==> flow/design.v <==
`timescale 1ns / 1ps
module CAN_TX(
        input wire clk,
        input wire rst,
        input wire sig,  
        output reg can_tx, output reg rst_n,
        output reg led,
        output reg [14:0] crc_reg,          
        output reg [3:0] dlc,               
        output reg [10:0] id,
        output reg [3:0] current_state,
        output reg [15:0]bit_counter ,
        output reg [63:0] data,
        output reg send_frame, sending_frame,idle      
    );
parameter IDLE = 0, SOF = 1, ID_STATE = 2, RTR = 3, IDE = 4, R0 = 5, DLC_STATE = 6, 
          DATA_STATE = 7, CRC_STATE = 8, DEL1 = 9, ACK_STATE = 10, DEL2 = 11, EOF_STATE = 12;
          parameter DEBOUNCE_MAX = 100000;  
          reg [16:0] debounce_counter;
          reg btn1_stable;
          reg btn1_last;
always @(posedge clk) begin
              if (sig != btn1_last) begin
                  debounce_counter <= DEBOUNCE_MAX;
              end else if (debounce_counter > 0) begin
                  debounce_counter <= debounce_counter - 1;
              end else begin
                  btn1_stable <= sig;
              end
              btn1_last <= sig;  
          end
wire SOF_BIT = 1'b0;
reg [3:0] next_state;
always @(posedge clk)
begin
  if (rst) begin
        rst_n <= 1'b0;
        led <= 1'b0;
        data <= 64'b0;
        id <= 11'b0;
        send_frame <= 1'b0;
        dlc <= 4'b0;
  end
  else if (sig) begin
        rst_n <= 1'b1;
        data <= 64'hAABBCCDDEEFF0001;
        id <= 11'b10000000001;
        send_frame <= 1'b1;
         led <= 1'b1;
        dlc[3:0] <=4'b1000;
    end        
    else begin
        rst_n <= 1'b0;
         led <= 1'b0;
        data <= 64'b0;  
        send_frame <= 1'b0;
     end   
end 
always @ (posedge clk) begin: STATE_MEMORY
    if (rst)
        current_state <= IDLE;
    else if (!send_frame)
        current_state <= IDLE;
    else if (send_frame)
        current_state <= next_state;
end	
always @(*) 
begin: NEXT_STATE_LOGIC
    case (current_state)
        IDLE: 
                next_state = SOF;
        SOF: 
            if (send_frame && !idle)
                next_state = ID_STATE;
            else 
                next_state = SOF;
        ID_STATE: 
            if (sending_frame && bit_counter == 11)begin 
                next_state = RTR; 
                end
            else 
                next_state = ID_STATE;
        RTR: 
            if (sending_frame) 
                next_state = IDE; 
            else 
                next_state = RTR;
        IDE: 
            if (sending_frame) 
                next_state = R0; 
            else 
                next_state = IDE;
        R0:
            if (sending_frame) 
                next_state = DLC_STATE; 
            else 
                next_state = R0;
        DLC_STATE: 
            if (sending_frame && bit_counter == 4) 
                next_state = DATA_STATE; 
            else 
                next_state = DLC_STATE;
        DATA_STATE: 
            if (sending_frame && bit_counter == (dlc * 8)) 
                next_state = CRC_STATE; 
            else 
                next_state = DATA_STATE;
        CRC_STATE: 
            if (sending_frame && bit_counter == 15) 
                next_state = DEL1; 
            else 
                next_state = CRC_STATE;
        DEL1:
            if (sending_frame) 
                next_state = ACK_STATE; 
            else 
                next_state = DEL1;        
        ACK_STATE: 
            if (sending_frame) 
                next_state = DEL2; 
            else 
                next_state = ACK_STATE;
        DEL2:
            if (sending_frame) 
                next_state = EOF_STATE; 
            else 
                next_state = DEL2;
        EOF_STATE: 
            if (sending_frame && bit_counter == 6) begin
                next_state = IDLE; 
                end
            else 
                next_state = EOF_STATE;
        default: 
            next_state = IDLE;
    endcase
end	
always @ (posedge clk) 
begin: OUTPUT_LOGIC
    if (rst) begin
        can_tx <= 1'b1;
        sending_frame <= 1'b0;
        bit_counter <= 0;
        crc_reg <= 15'b0;
        idle <= 1'b1;
    end else if (!rst_n) begin
        can_tx <= 1'b1;          
        sending_frame <= 1'b0;
        bit_counter <= 0;
        crc_reg <= 15'b0;
    end else begin
        case (current_state)
            IDLE: 
                if (send_frame && !sending_frame && idle) begin
                    sending_frame <= 1'b1;
                    idle<=1'b0;
                    can_tx <= SOF_BIT;    
                     end else begin
                        can_tx <= 1'b1;        
                end
            SOF: begin 
               can_tx <= id[10 - bit_counter];
               bit_counter <= bit_counter + 1;
            end
            ID_STATE: 
              begin
                can_tx <= id[10 - bit_counter];   
                bit_counter <= bit_counter + 1;
                if (bit_counter == 11) begin
                    can_tx <= 1'b0;
                    bit_counter <= 0;
                end        
              end
            RTR: 
              begin
                    can_tx <= 1'b0;
            end
            IDE: 
            begin
                can_tx <= 1'b0;   
            end
            R0:
              begin
                can_tx <= dlc[3 - bit_counter];
                 bit_counter <= bit_counter + 1;
            end
            DLC_STATE:
               begin
                can_tx <= dlc[3 - bit_counter];   
                bit_counter <= bit_counter + 1;
                if (bit_counter == 4) begin
                    bit_counter <= 1;
                    can_tx <= data[63];
                end  
            end
            DATA_STATE:  
              begin
                can_tx <= (bit_counter <= 63) ? data[63-bit_counter] : 1'b0;   
                bit_counter <= bit_counter + 1;
                if (bit_counter == (dlc * 8))
                    bit_counter <= 0;
            end
            CRC_STATE: 
            begin
                bit_counter <= bit_counter + 1;
                if (bit_counter == 15)
                    bit_counter <= 0;
            end
            DEL1:  
             begin
                can_tx <= 1'b1; 
            end
            ACK_STATE: 
                can_tx <= 1'b1;   
            DEL2:
            begin
                can_tx <= 1'b1;  
            end
            EOF_STATE:  
            begin
                can_tx <= 1'b1;   
                bit_counter <= bit_counter + 1;
                if (bit_counter == 6) begin
                    bit_counter <= 0;
                    sending_frame <= 0;
                    idle <=1'b1;
                end
            end
            default:
            can_tx <=1;
        endcase
  end  
end
function [14:0] nextCRC;
    input new_bit;
    input [14:0] crc_in;
    begin
        nextCRC[14] = crc_in[13] ^ new_bit;
        nextCRC[13] = crc_in[12] ^ crc_in[14] ^ new_bit;
        nextCRC[12] = crc_in[11];
        nextCRC[11] = crc_in[10] ^ crc_in[14] ^ new_bit;
        nextCRC[10] = crc_in[9];
        nextCRC[9]  = crc_in[8]  ^ crc_in[14] ^ new_bit;
        nextCRC[8]  = crc_in[7];
        nextCRC[7]  = crc_in[6];
        nextCRC[6]  = crc_in[5]  ^ crc_in[14] ^ new_bit;
        nextCRC[5]  = crc_in[4];
        nextCRC[4]  = crc_in[3]  ^ crc_in[14] ^ new_bit;
        nextCRC[3]  = crc_in[2];
        nextCRC[2]  = crc_in[1];
        nextCRC[1]  = crc_in[0]  ^ crc_in[14] ^ new_bit;
        nextCRC[0]  = new_bit;
    end
endfunction
endmodule
`timescale 1ns / 1ps
module CAN_RX (
    input wire clk,
    input wire rst,
    input wire can_rx_buf, 
    output reg SOF_detected,
    output reg receiving_frame,
    output reg can_rx,
    output reg [10:0] id_rx,     
    output reg [3:0] dlc_rx,     
    output reg [63:0] crc_rx,
    output reg [63:0] data_rx,   
    output reg [3:0] current_state,
    output reg [31:0] state_ascii,
    output reg red,
    output reg green,
    output reg blue,
    output reg debug_led,
    output reg [15:0]bit_counter, 
    output reg frame_valid  
);
    reg [14:0] crc_reg;
    reg rtr;
    reg r0;
    reg sof;
    reg [4:0] next_state;
    reg rst_n;
    parameter IDLE = 0, SOF = 1, ID_STATE = 2, RTR = 3, IDE = 4, R0 = 5, DLC_STATE = 6, 
              DATA_STATE = 7, CRC_STATE = 8, DEL1 = 9, ACK_STATE = 10, DEL2=11, EOF_STATE = 12;
    reg [3:0] data_length;
always @(*) begin
        case (current_state)
            IDLE:       state_ascii = "IDLE";  
            SOF:        state_ascii = "SOF ";  
            ID_STATE:   state_ascii = "ID  ";  
            RTR:        state_ascii = "RTR ";  
            IDE:        state_ascii = "IDE ";  
            R0:         state_ascii = "R0  ";  
            DLC_STATE:  state_ascii = "DLC ";  
            DATA_STATE: state_ascii = "DATA";  
            CRC_STATE:  state_ascii = "CRC ";  
            DEL1:       state_ascii = "DEL1";  
            ACK_STATE:  state_ascii = "ACK ";  
            DEL2:       state_ascii = "DEL2";  
            EOF_STATE:  state_ascii = "EOF ";  
            default:    state_ascii = "UNK ";  
        endcase
    end
always @(posedge clk)
begin   
    if (rst) begin
    SOF_detected <= 0;
    receiving_frame <= 0;
    end
    else begin
    if (current_state == IDLE && !can_rx && !SOF_detected)begin
    SOF_detected <=1;
    receiving_frame <= 1'b1;
    end
    else begin
    if (current_state != IDLE && SOF_detected)
    SOF_detected <=1;
    end
    if (current_state == EOF_STATE && bit_counter==6 && SOF_detected)
    SOF_detected <=0;
    end
end    
always @(posedge clk)
begin   
    if (rst) begin
        current_state <= IDLE;
    end
    else if (receiving_frame) begin       
        current_state <= next_state;
    end        
    else begin
        current_state <= IDLE;
     end
end      
    always @(*) begin
        can_rx = can_rx_buf; 
    end
    always @(*)
    begin: NEXT_STATE_LOGIC
        case (current_state)
            IDLE: 
                if (SOF_detected)
                    next_state = ID_STATE; 
                else 
                    next_state = IDLE;
            SOF: 
                if (bit_counter == 1) 
                    next_state = ID_STATE; 
                else 
                    next_state = SOF;
            ID_STATE: 
                if (frame_valid && bit_counter == 10) 
                    next_state = RTR; 
                else 
                    next_state = ID_STATE;
            RTR: 
                if (frame_valid)
                    next_state = IDE; 
                else 
                    next_state = RTR;
            IDE: 
                if (frame_valid) 
                    next_state = R0; 
                else 
                    next_state = IDE;
            R0:
                if (frame_valid) 
                    next_state = DLC_STATE; 
                else 
                    next_state = R0;
            DLC_STATE: 
                if (frame_valid && bit_counter == 3) 
                    next_state = DATA_STATE; 
                else 
                    next_state = DLC_STATE;
            DATA_STATE: 
                if (frame_valid && bit_counter == (data_length * 8)) 
                    next_state = CRC_STATE; 
                else 
                    next_state = DATA_STATE;
            CRC_STATE: 
                if (frame_valid && bit_counter == 14) 
                    next_state = DEL1; 
                else 
                    next_state = CRC_STATE;
            DEL1: 
                if (frame_valid) 
                    next_state = ACK_STATE; 
                else 
                    next_state = DEL1;        
            ACK_STATE: 
                if (frame_valid)
                    next_state = DEL2; 
                else 
                    next_state = ACK_STATE;
            DEL2: 
                if (frame_valid) 
                    next_state = EOF_STATE; 
                else 
                    next_state = DEL2;        
            EOF_STATE: 
                if (frame_valid && bit_counter == 6) 
                    next_state = IDLE; 
                else 
                    next_state = EOF_STATE;
            default: 
                next_state = IDLE;
        endcase 
    end	
always @(posedge clk)
begin
  if (rst) begin
    frame_valid <= 1'b0;
    debug_led <= 1'b0;
    id_rx <= 11'b0;
    dlc_rx <= 4'b0;
    data_rx <= 64'b0;
    crc_rx <= 64'b0;
    bit_counter <= 0;
    red <= 1'b0;
    green <= 1'b0;
    blue <= 1'b0;
    data_length = 4'b0;
  end
  else
  case (current_state)
  IDLE: begin
             if (receiving_frame && !frame_valid) begin
                 frame_valid <= 1'b1;
                 debug_led <= 1'b0;
                 id_rx[10 - bit_counter] <= can_rx;   
                 bit_counter <= bit_counter + 1;
                end else begin
                end 
                end
  SOF: begin
                            red <= 1'b1;
                            green <= 1'b0; 
                            blue <= 1'b1;  
                   id_rx[10 - bit_counter] <= can_rx;          
                   bit_counter <= bit_counter + 1;  
                end
  ID_STATE:  begin
                    id_rx[10 - bit_counter] <= can_rx;
                    bit_counter <= bit_counter + 1;
                    if (bit_counter == 10) begin
                        bit_counter <= 0;
                    end
                end
   RTR:   begin
                end
                IDE:   begin                           
                end
                R0:   begin                        
                end
  DLC_STATE: begin 
                    case (bit_counter)
                        0: dlc_rx[3] <= can_rx;   
                        1: dlc_rx[2] <= can_rx;
                        2: dlc_rx[1] <= can_rx;
                        3: dlc_rx[0] <= can_rx;   
                    endcase
                    bit_counter <= bit_counter + 1;
                    if (bit_counter == 3) begin
                        bit_counter <= 1;
                        red <= 1'b1;
                         green <= 1'b1; 
                         blue <= 1'b0;  
                    end
                end
                DATA_STATE:  begin
                    case (dlc_rx)
                                    4'b0000: data_length = 0;        
                                    4'b0001: data_length = 1;        
                                    4'b0010: data_length = 2;       
                                    4'b0011: data_length = 3;       
                                    4'b0100: data_length = 4;       
                                    4'b0101: data_length = 5;       
                                    4'b0110: data_length = 6;       
                                    4'b0111: data_length = 7;       
                                    4'b1000: data_length = 8;       
                           default: data_length = 0;     
                     endcase
                    if (((data_length*8))-bit_counter <= 63)
                    data_rx[((data_length*8))-bit_counter] <= can_rx;
                    bit_counter <= bit_counter + 1;
                    if (bit_counter == (data_length * 8) ) begin
                        bit_counter <= 0;
                        red <= 1'b1;
                            green <= 1'b0; 
                            blue <= 1'b0;  
                    end
                end
                CRC_STATE:  begin
                    crc_rx[bit_counter] <= can_rx;
                    bit_counter <= bit_counter + 1;
                    if (bit_counter == 14) begin
                        bit_counter <= 0;
                    end
                end
                DEL1:  begin
                end
                ACK_STATE:   begin
                end
                DEL2:  begin
                   red <= 1'b1;
                   green <= 1'b0; 
                   blue <= 1'b0;  
                end
                EOF_STATE:  begin
                    if (can_rx == 1'b1)    
                    bit_counter <= bit_counter + 1;
                    if (bit_counter == 4) begin
                        id_rx <= 11'b00000000000;
                        dlc_rx <= 4'b0000;
                    end      
                    if (bit_counter == 6) begin
                        bit_counter <= 0;
                        frame_valid <= 1'b0;   
                        debug_led <= 1'b1;
                        red <= 1'b0;
                        green <= 1'b1; 
                        blue <= 1'b1;
                    end
   end
   endcase                 
end   
endmodule
module can_node (
    input  wire        clk,
    input  wire        rst,
    input  wire        tx_sig,
    output wire        tx_can_tx,
    output wire        tx_rst_n,
    output wire        tx_led,
    output wire [14:0] tx_crc_reg,
    output wire [3:0]  tx_dlc,
    output wire [10:0] tx_id,
    output wire [3:0]  tx_current_state,
    output wire [15:0] tx_bit_counter,
    output wire [63:0] tx_data,
    output wire        tx_send_frame,
    output wire        tx_sending_frame,
    output wire        tx_idle,
    input  wire        rx_can_rx_buf,
    output wire        rx_SOF_detected,
    output wire        rx_receiving_frame,
    output wire        rx_can_rx,
    output wire [10:0] rx_id_rx,
    output wire [3:0]  rx_dlc_rx,
    output wire [63:0] rx_crc_rx,
    output wire [63:0] rx_data_rx,
    output wire [3:0]  rx_current_state,
    output wire [31:0] rx_state_ascii,
    output wire        rx_red,
    output wire        rx_green,
    output wire        rx_blue,
    output wire        rx_debug_led,
    output wire [15:0] rx_bit_counter,
    output wire        rx_frame_valid
);
    CAN_TX u_tx (
        .clk(clk), .rst(rst), .sig(tx_sig),
        .can_tx(tx_can_tx), .rst_n(tx_rst_n), .led(tx_led),
        .crc_reg(tx_crc_reg), .dlc(tx_dlc), .id(tx_id),
        .current_state(tx_current_state), .bit_counter(tx_bit_counter),
        .data(tx_data), .send_frame(tx_send_frame),
        .sending_frame(tx_sending_frame), .idle(tx_idle)
    );
    CAN_RX u_rx (
        .clk(clk), .rst(rst), .can_rx_buf(rx_can_rx_buf),
        .SOF_detected(rx_SOF_detected), .receiving_frame(rx_receiving_frame),
        .can_rx(rx_can_rx), .id_rx(rx_id_rx), .dlc_rx(rx_dlc_rx),
        .crc_rx(rx_crc_rx), .data_rx(rx_data_rx),
        .current_state(rx_current_state), .state_ascii(rx_state_ascii),
        .red(rx_red), .green(rx_green), .blue(rx_blue),
        .debug_led(rx_debug_led), .bit_counter(rx_bit_counter),
        .frame_valid(rx_frame_valid)
    );
endmodule
# Reports on can_node
# What the tools print for can_node, step after step.
# Lines are those of the file above, counted from 1.
# Operators carry their Yosys type and port widths (W data, S select, Z words).
# Cell names lack the library's common part.
# A cell with - has no value.
[setup]
top = "can_node"
clk_port = "clk"
cell_library = "sky130hd"
pvt_corner = "tt_025C_1v80"

# Word level
# Yosys after proc, flatten, opt, wreduce and memory -nomap, before mapping. Print and check cells are not counted.
# Yosys's memory passes give these memory sizes; they may raise the number of words (mostly to a power of two), join words into wider ones and drop unused or constant bits.
[word_totals]
memories = 2
romBits = 464
clocked_rd_ports_x_width = 25
in_bits = 4
register_bits = 264
wordCells = 250
[classes]
n_cmp = 2
shift = 9
logic = 11
reduce_and_logical = 56
add_sub_neg = 10
muxes = 84
equal = 50
[mem_list]
columns = ["name", "words", "width", "read_ports", "wr", "line_no", "rtl"]
rows = [
  ["(name not given)", 16, 25, 1, 0, 287, "case (current_state)"],
  ["(name not given)", 16, 4, 1, 0, 472, "case (dlc_rx)"],
]
[ops]
columns = ["op", "n"]
rows = [
  ["$mux W16", 12],
  ["$and A64 B64 Y64", 2],
  ["$or A64 B64 Y64", 2],
  ["$not A64 Y64", 2],
  ["$pmux W16 S7", 1],
  ["$pmux W4 S13", 2],
  ["$pmux W16 S6", 1],
  ["$neg A32 Y33", 2],
  ["$shift A1 B17 Y64", 1],
  ["$shift A1 B17 Y64 const A", 1],
  ["$shift A1 B33 Y64", 1],
  ["$shift A1 B33 Y64 const A", 1],
  ["$eq A16 B3 Y1 const B", 4],
  ["$eq A16 B4 Y1 const B", 4],
  ["$shiftx A64 B32 Y1", 1],
  ["$mux W64", 1],
  ["$eq A16 B7 Y1", 3],
  ["$eq A4 B4 Y1 const B", 10],
  ["$sub A4 B16 Y17 const A", 2],
  ["$mux W1", 34],
  ["$shift A1 B33 Y11", 1],
  ["$shift A1 B33 Y11 const A", 1],
  ["$pmux W11 S3", 1],
  ["$add A16 B1 Y16 const B", 2],
  ["$eq A16 B2 Y1 const B", 2],
  ["$le A32 B6 Y1 const B", 1],
  ["$eq A4 B3 Y1 const B", 8],
  ["$shiftx A4 B32 Y1", 1],
]
# Other operator kinds: 38; their cells: 118.

# Depth
# Depth = most cells in a row (Yosys ltp): at word level without a register or memory, in the mapped netlist without a sequential cell, where the memories' decode and read muxes count.
[logic_depth]
ltp_word = 9
abc_area = 0
mapped_depth = 20
depth_no_buf = 15

# Synthesis result
# Source: synth_stat.txt of the flow (Yosys; design flattened, memories mapped). It holds for the ABC_AREA given above (unset counts as 0); a run with the other value may have another netlist.
# Totals and module areas in this step are rounded.
[types]
columns = ["type", "n", "type_area_um2"]
rows = [
  ["dfxtp_1", 224, 4.48E+03],
  ["nand2_1", 241, 904.618],
  ["buf_4", 107, 803.27],
  ["a21oi_1", 153, 765.734],
  ["nand3_1", 139, 695.667],
  ["nor2_1", 163, 611.837],
  ["mux2i_1", 38, 380.365],
  ["xnor2_1", 43, 376.611],
  ["ha_1", 28, 350.336],
  ["clkbuf_1", 87, 326.563],
  ["xor2_1", 31, 271.51],
  ["nor3_1", 53, 265.254],
  ["nand2b_1", 32, 200.192],
  ["nand4_1", 30, 187.68],
  ["o21ai_0", 36, 180.173],
  ["o21ai_1", 33, 165.158],
  ["inv_1", 38, 142.637],
  ["o41ai_1", 15, 131.376],
]
# Not listed: further types 72, cells in them 305.
[synth_totals]
flip_flops = 224
cell_count = 1796
buffers = 213
yosys_area_um2 = 14000
# The figures by module come from a second, unflattened synthesis with its own total; it is not the netlist above.
[unflattened]
cells_unflattened = 1735
area_unflattened_um2 = 13000
# Rows give one instance, submodules left out.
[by_module]
columns = ["mod", "n_inst", "mod_seq_area_um2", "mod_area_um2", "n_cells"]
rows = [
  ["CAN_RX", 1, 4000, 11000, 1401],
  ["CAN_TX", 1, 500, 2600, 334],
  ["can_node", 1, 0.0, 0.0, 0],
]

# Path before layout
# Source: OpenSTA report_checks on the synthesized netlist (no wires, ideal clock, input and output delay 20% of the period each), path of least setup slack; recovery checks are left aside. Register names are those of the netlist, which keeps one name where synthesis merged equal registers.
[synth_timing]
kind = "reg-to-reg"
start = "register u_rx.bit_counter[0]"
end = "register u_rx.data_rx[4]"
tclk_ns = 7.0
t_arrival_ns = 4.925
stages = 21
setup_time_ns = 0.132
setup_slack_ns = 1.943
delay_ns = 5.057
t_required_ns = 6.868
synth_period_reached_ns = 5.057
# "delay_ns" = arrival - input delay + setup time.
# "stages" counts driving pins, that of a launching flip-flop among them; a cell with two outputs on the path counts twice.
# "synth_period_reached_ns" is the clock period less the worst setup slack; recovery checks do not enter. This is arithmetic on one report: input and output delays are still those of the set period (20% each).
# The rows between start and end are the longest chain of elaborated cells between them; the timing report does not say that the signal goes this way. Where chains are equally long, one stands for them.
# Each line given opens the expression or statement behind the cell; cells for indexed reads and writes are added by Yosys, which also makes memories of some case tables.
# A register here has more assigning lines than the two given.
# Where a signal picks the word or bit written, the line may be left out of the assigning lines.
[synth_via]
path_cell_list = "dfxtp_1 clkbuf_1 clkbuf_1 inv_1 ha_1 nor2b_1 clkbuf_1 maj3_2 xnor2_1 nand2_1 or4b_1 nor3_1 o211a_1 ha_1 nor4bb_1 a32oi_1 buf_2 or4_1 buf_6 o21ai_2 a21oi_1"
elab_chain_cells = 6
cone_cells = 9
[synth_lines]
columns = ["element", "line_no", "rtl"]
rows = [
  ["start: declaration", 274, "output reg [15:0]bit_counter,"],
  ["start: assignment", 432, "bit_counter <= bit_counter + 1;"],
  ["start: assignment", 441, "bit_counter <= bit_counter + 1;"],
  ["$sub A7 B16 Y17", 485, "data_rx[((data_length*8))-bit_counter] <= can_rx;"],
  ["$neg A32 Y33", 485, ""],
  ["$shift A1 B33 Y64", 485, ""],
  ["$not A64 Y64", 485, ""],
  ["$and A64 B64 Y64", 485, ""],
  ["$or A64 B64 Y64", 485, ""],
  ["end: assignment", 417, "data_rx <= 64'b0;"],
  ["end: declaration", 267, "output reg [63:0] data_rx,"],
]

# Timing after layout
# From the final timing report of run 1: the path of least setup slack in the routed layout; clock arrival at registers is part of the times.
[layout_timing]
kind = "reg-to-reg"
start = "register u_rx.bit_counter[0]"
end = "register u_rx.data_rx[9]"
t_arrival_ns = 6.02
stages = 17
t_required_ns = 7.39
tclk_ns = 7.0
setup_slack_ns = 1.37
setup_time_ns = 0.16
# The rows between start and end are the longest chain of elaborated cells between them; the timing report does not say that the signal goes this way. Where chains are equally long, one stands for them.
# A register here has more assigning lines than the two given.
# Where a signal picks the word or bit written, the line may be left out of the assigning lines.
[layout_via]
path_cell_list = "dfxtp_1 inv_1 ha_1 nor2b_1 maj3_2 xnor2_1 nand2_1 or4b_1 nor3_1 o211a_1 ha_1 nor4bb_1 a32oi_1 buf_4 or4_1 o21ai_2 a21oi_1"
elab_chain_cells = 6
cone_cells = 9
[layout_lines]
columns = ["element", "line_no", "rtl"]
rows = [
  ["start: declaration", 274, "output reg [15:0]bit_counter,"],
  ["start: assignment", 432, "bit_counter <= bit_counter + 1;"],
  ["start: assignment", 441, "bit_counter <= bit_counter + 1;"],
  ["$sub A7 B16 Y17", 485, "data_rx[((data_length*8))-bit_counter] <= can_rx;"],
  ["$neg A32 Y33", 485, ""],
  ["$shift A1 B33 Y64", 485, ""],
  ["$not A64 Y64", 485, ""],
  ["$and A64 B64 Y64", 485, ""],
  ["$or A64 B64 Y64", 485, ""],
  ["end: assignment", 417, "data_rx <= 64'b0;"],
  ["end: declaration", 267, "output reg [63:0] data_rx,"],
]

## Implementation results

Module can_node, platform sky130hd: 3 stored runs of the flow (Yosys, OpenROAD) with differing settings, in no particular order. Input and output delays are each 20% of the period that was set; the output load is 0.01 pF.
"achieved_clock_period_ns" means the clock period less the worst setup slack. The figure is calculated, with input and output delays left at 20% of the set period.
By "worst_path_allowed_less_slack_ns" is meant the share of the clock period that the worst setup path is allowed (20% is reserved at inputs, 20% at outputs), minus its slack. Clock arrival times at its registers enter into it.
By "power_mw" is meant OpenSTA's value without simulated activity: inputs other than the clock are taken to toggle once in ten clock periods, and the tool carries that through the logic.
The measured numbers are rounded.

# run 1
==> flow/run.sh <==
#!/bin/bash
# the make line also repeats the synthesis and layout settings of config.mk as NAME=value (left out here)
make -C /OpenROAD-flow-scripts/flow DESIGN_CONFIG=/design/flow/config.mk WORK_HOME=/design/flow/orfs CLKGATE_MAP_FILE= finish
==> flow/config.mk <==
export PLATFORM = sky130hd
export DESIGN_NAME = can_node
export DESIGN_NICKNAME = can_node
export VERILOG_FILES = /design/flow/design.v
export SDC_FILE = /design/flow/constraint.sdc
export NUM_CORES = 4
export LEC_CHECK = 0
export CAP_MARGIN = 20
export CORE_MARGIN = 2
export CORE_UTILIZATION = 40
export SLEW_MARGIN = 20
==> flow/constraint.sdc <==
create_clock -name core_clock -period 7.0 [get_ports {clk}]
set_input_delay 1.4000 -clock core_clock [delete_from_list [all_inputs] [get_ports {clk}]]
set_output_delay 1.4000 -clock core_clock [all_outputs]
set_load 0.01 [all_outputs]

==> run 1: results <==
design_die_area_um2=36000
post_route_stdcell_area_um2=17000
final_hold_ws_ns=0.45
util_pct=50
achieved_clock_period_ns=5.629
worst_path_allowed_less_slack_ns=5.63
critical_path_kind="reg-to-reg"
power_mw=3.2
synth_area_um2=14000
worstSetupSlack_ns=1.4
fin_tns_ns=0.000

# run 2
==> flow/run.sh <==
#!/bin/bash
# the make line also repeats the synthesis and layout settings of config.mk as NAME=value (left out here)
make -C /OpenROAD-flow-scripts/flow DESIGN_CONFIG=/design/flow/config.mk WORK_HOME=/design/flow/orfs CLKGATE_MAP_FILE= finish
==> flow/config.mk <==
export PLATFORM = sky130hd
export DESIGN_NAME = can_node
export DESIGN_NICKNAME = can_node
export VERILOG_FILES = /design/flow/design.v
export SDC_FILE = /design/flow/constraint.sdc
export NUM_CORES = 4
export LEC_CHECK = 0
export CAP_MARGIN = 10
export CORE_ASPECT_RATIO = 0.54
export CORE_MARGIN = 2
export CORE_UTILIZATION = 40
export GPL_ROUTABILITY_DRIVEN = 0
export MAX_ROUTING_LAYER = met4
export SETUP_SLACK_MARGIN = 1.94
export SLEW_MARGIN = 20
==> flow/constraint.sdc <==
create_clock -name core_clock -period 7.0 [get_ports {clk}]
set_input_delay 1.4000 -clock core_clock [delete_from_list [all_inputs] [get_ports {clk}]]
set_output_delay 1.4000 -clock core_clock [all_outputs]
set_load 0.01 [all_outputs]

==> run 2: results <==
achieved_clock_period_ns=4.921
worst_path_allowed_less_slack_ns=4.92
critical_path_kind="reg-to-reg"
power_mw=3.1
util_pct=50
post_route_stdcell_area_um2=17000
synth_area_um2=14000
fin_tns_ns=0.000
final_hold_ws_ns=0.45
worstSetupSlack_ns=2.1
design_die_area_um2=36000

# run 3
==> flow/run.sh <==
#!/bin/bash
# the make line also repeats the synthesis and layout settings of config.mk as NAME=value (left out here)
make -C /OpenROAD-flow-scripts/flow DESIGN_CONFIG=/design/flow/config.mk WORK_HOME=/design/flow/orfs CLKGATE_MAP_FILE= finish
==> flow/config.mk <==
export PLATFORM = sky130hd
export DESIGN_NAME = can_node
export DESIGN_NICKNAME = can_node
export VERILOG_FILES = /design/flow/design.v
export SDC_FILE = /design/flow/constraint.sdc
export NUM_CORES = 4
export LEC_CHECK = 0
export ABC_AREA = 0
export CAP_MARGIN = 30
export CELL_PAD_IN_SITES_GLOBAL_PLACEMENT = 2
export CORE_ASPECT_RATIO = 0.86
export CORE_MARGIN = 9
export CORE_UTILIZATION = 18
export CTS_CLUSTER_DIAMETER = 334
export CTS_CLUSTER_SIZE = 46
export GPL_ROUTABILITY_DRIVEN = 0
export GPL_TIMING_DRIVEN = 1
export MAX_ROUTING_LAYER = met5
export PLACE_DENSITY_LB_ADDON = 0.08
export SETUP_SLACK_MARGIN = 0.22
export SLEW_MARGIN = 15
export TNS_END_PERCENT = 90
==> flow/constraint.sdc <==
create_clock -name core_clock -period 3.36 [get_ports {clk}]
set_input_delay 0.6720 -clock core_clock [delete_from_list [all_inputs] [get_ports {clk}]]
set_output_delay 0.6720 -clock core_clock [all_outputs]
set_load 0.01 [all_outputs]

==> run 3: results <==
worst_path_allowed_less_slack_ns=4.30
critical_path_kind="reg-to-reg"
worstSetupSlack_ns=-0.94
fin_tns_ns=-59
synth_area_um2=14000
design_die_area_um2=86000
final_hold_ws_ns=0.47
power_mw=6.3
util_pct=29
achieved_clock_period_ns=4.303
post_route_stdcell_area_um2=21000
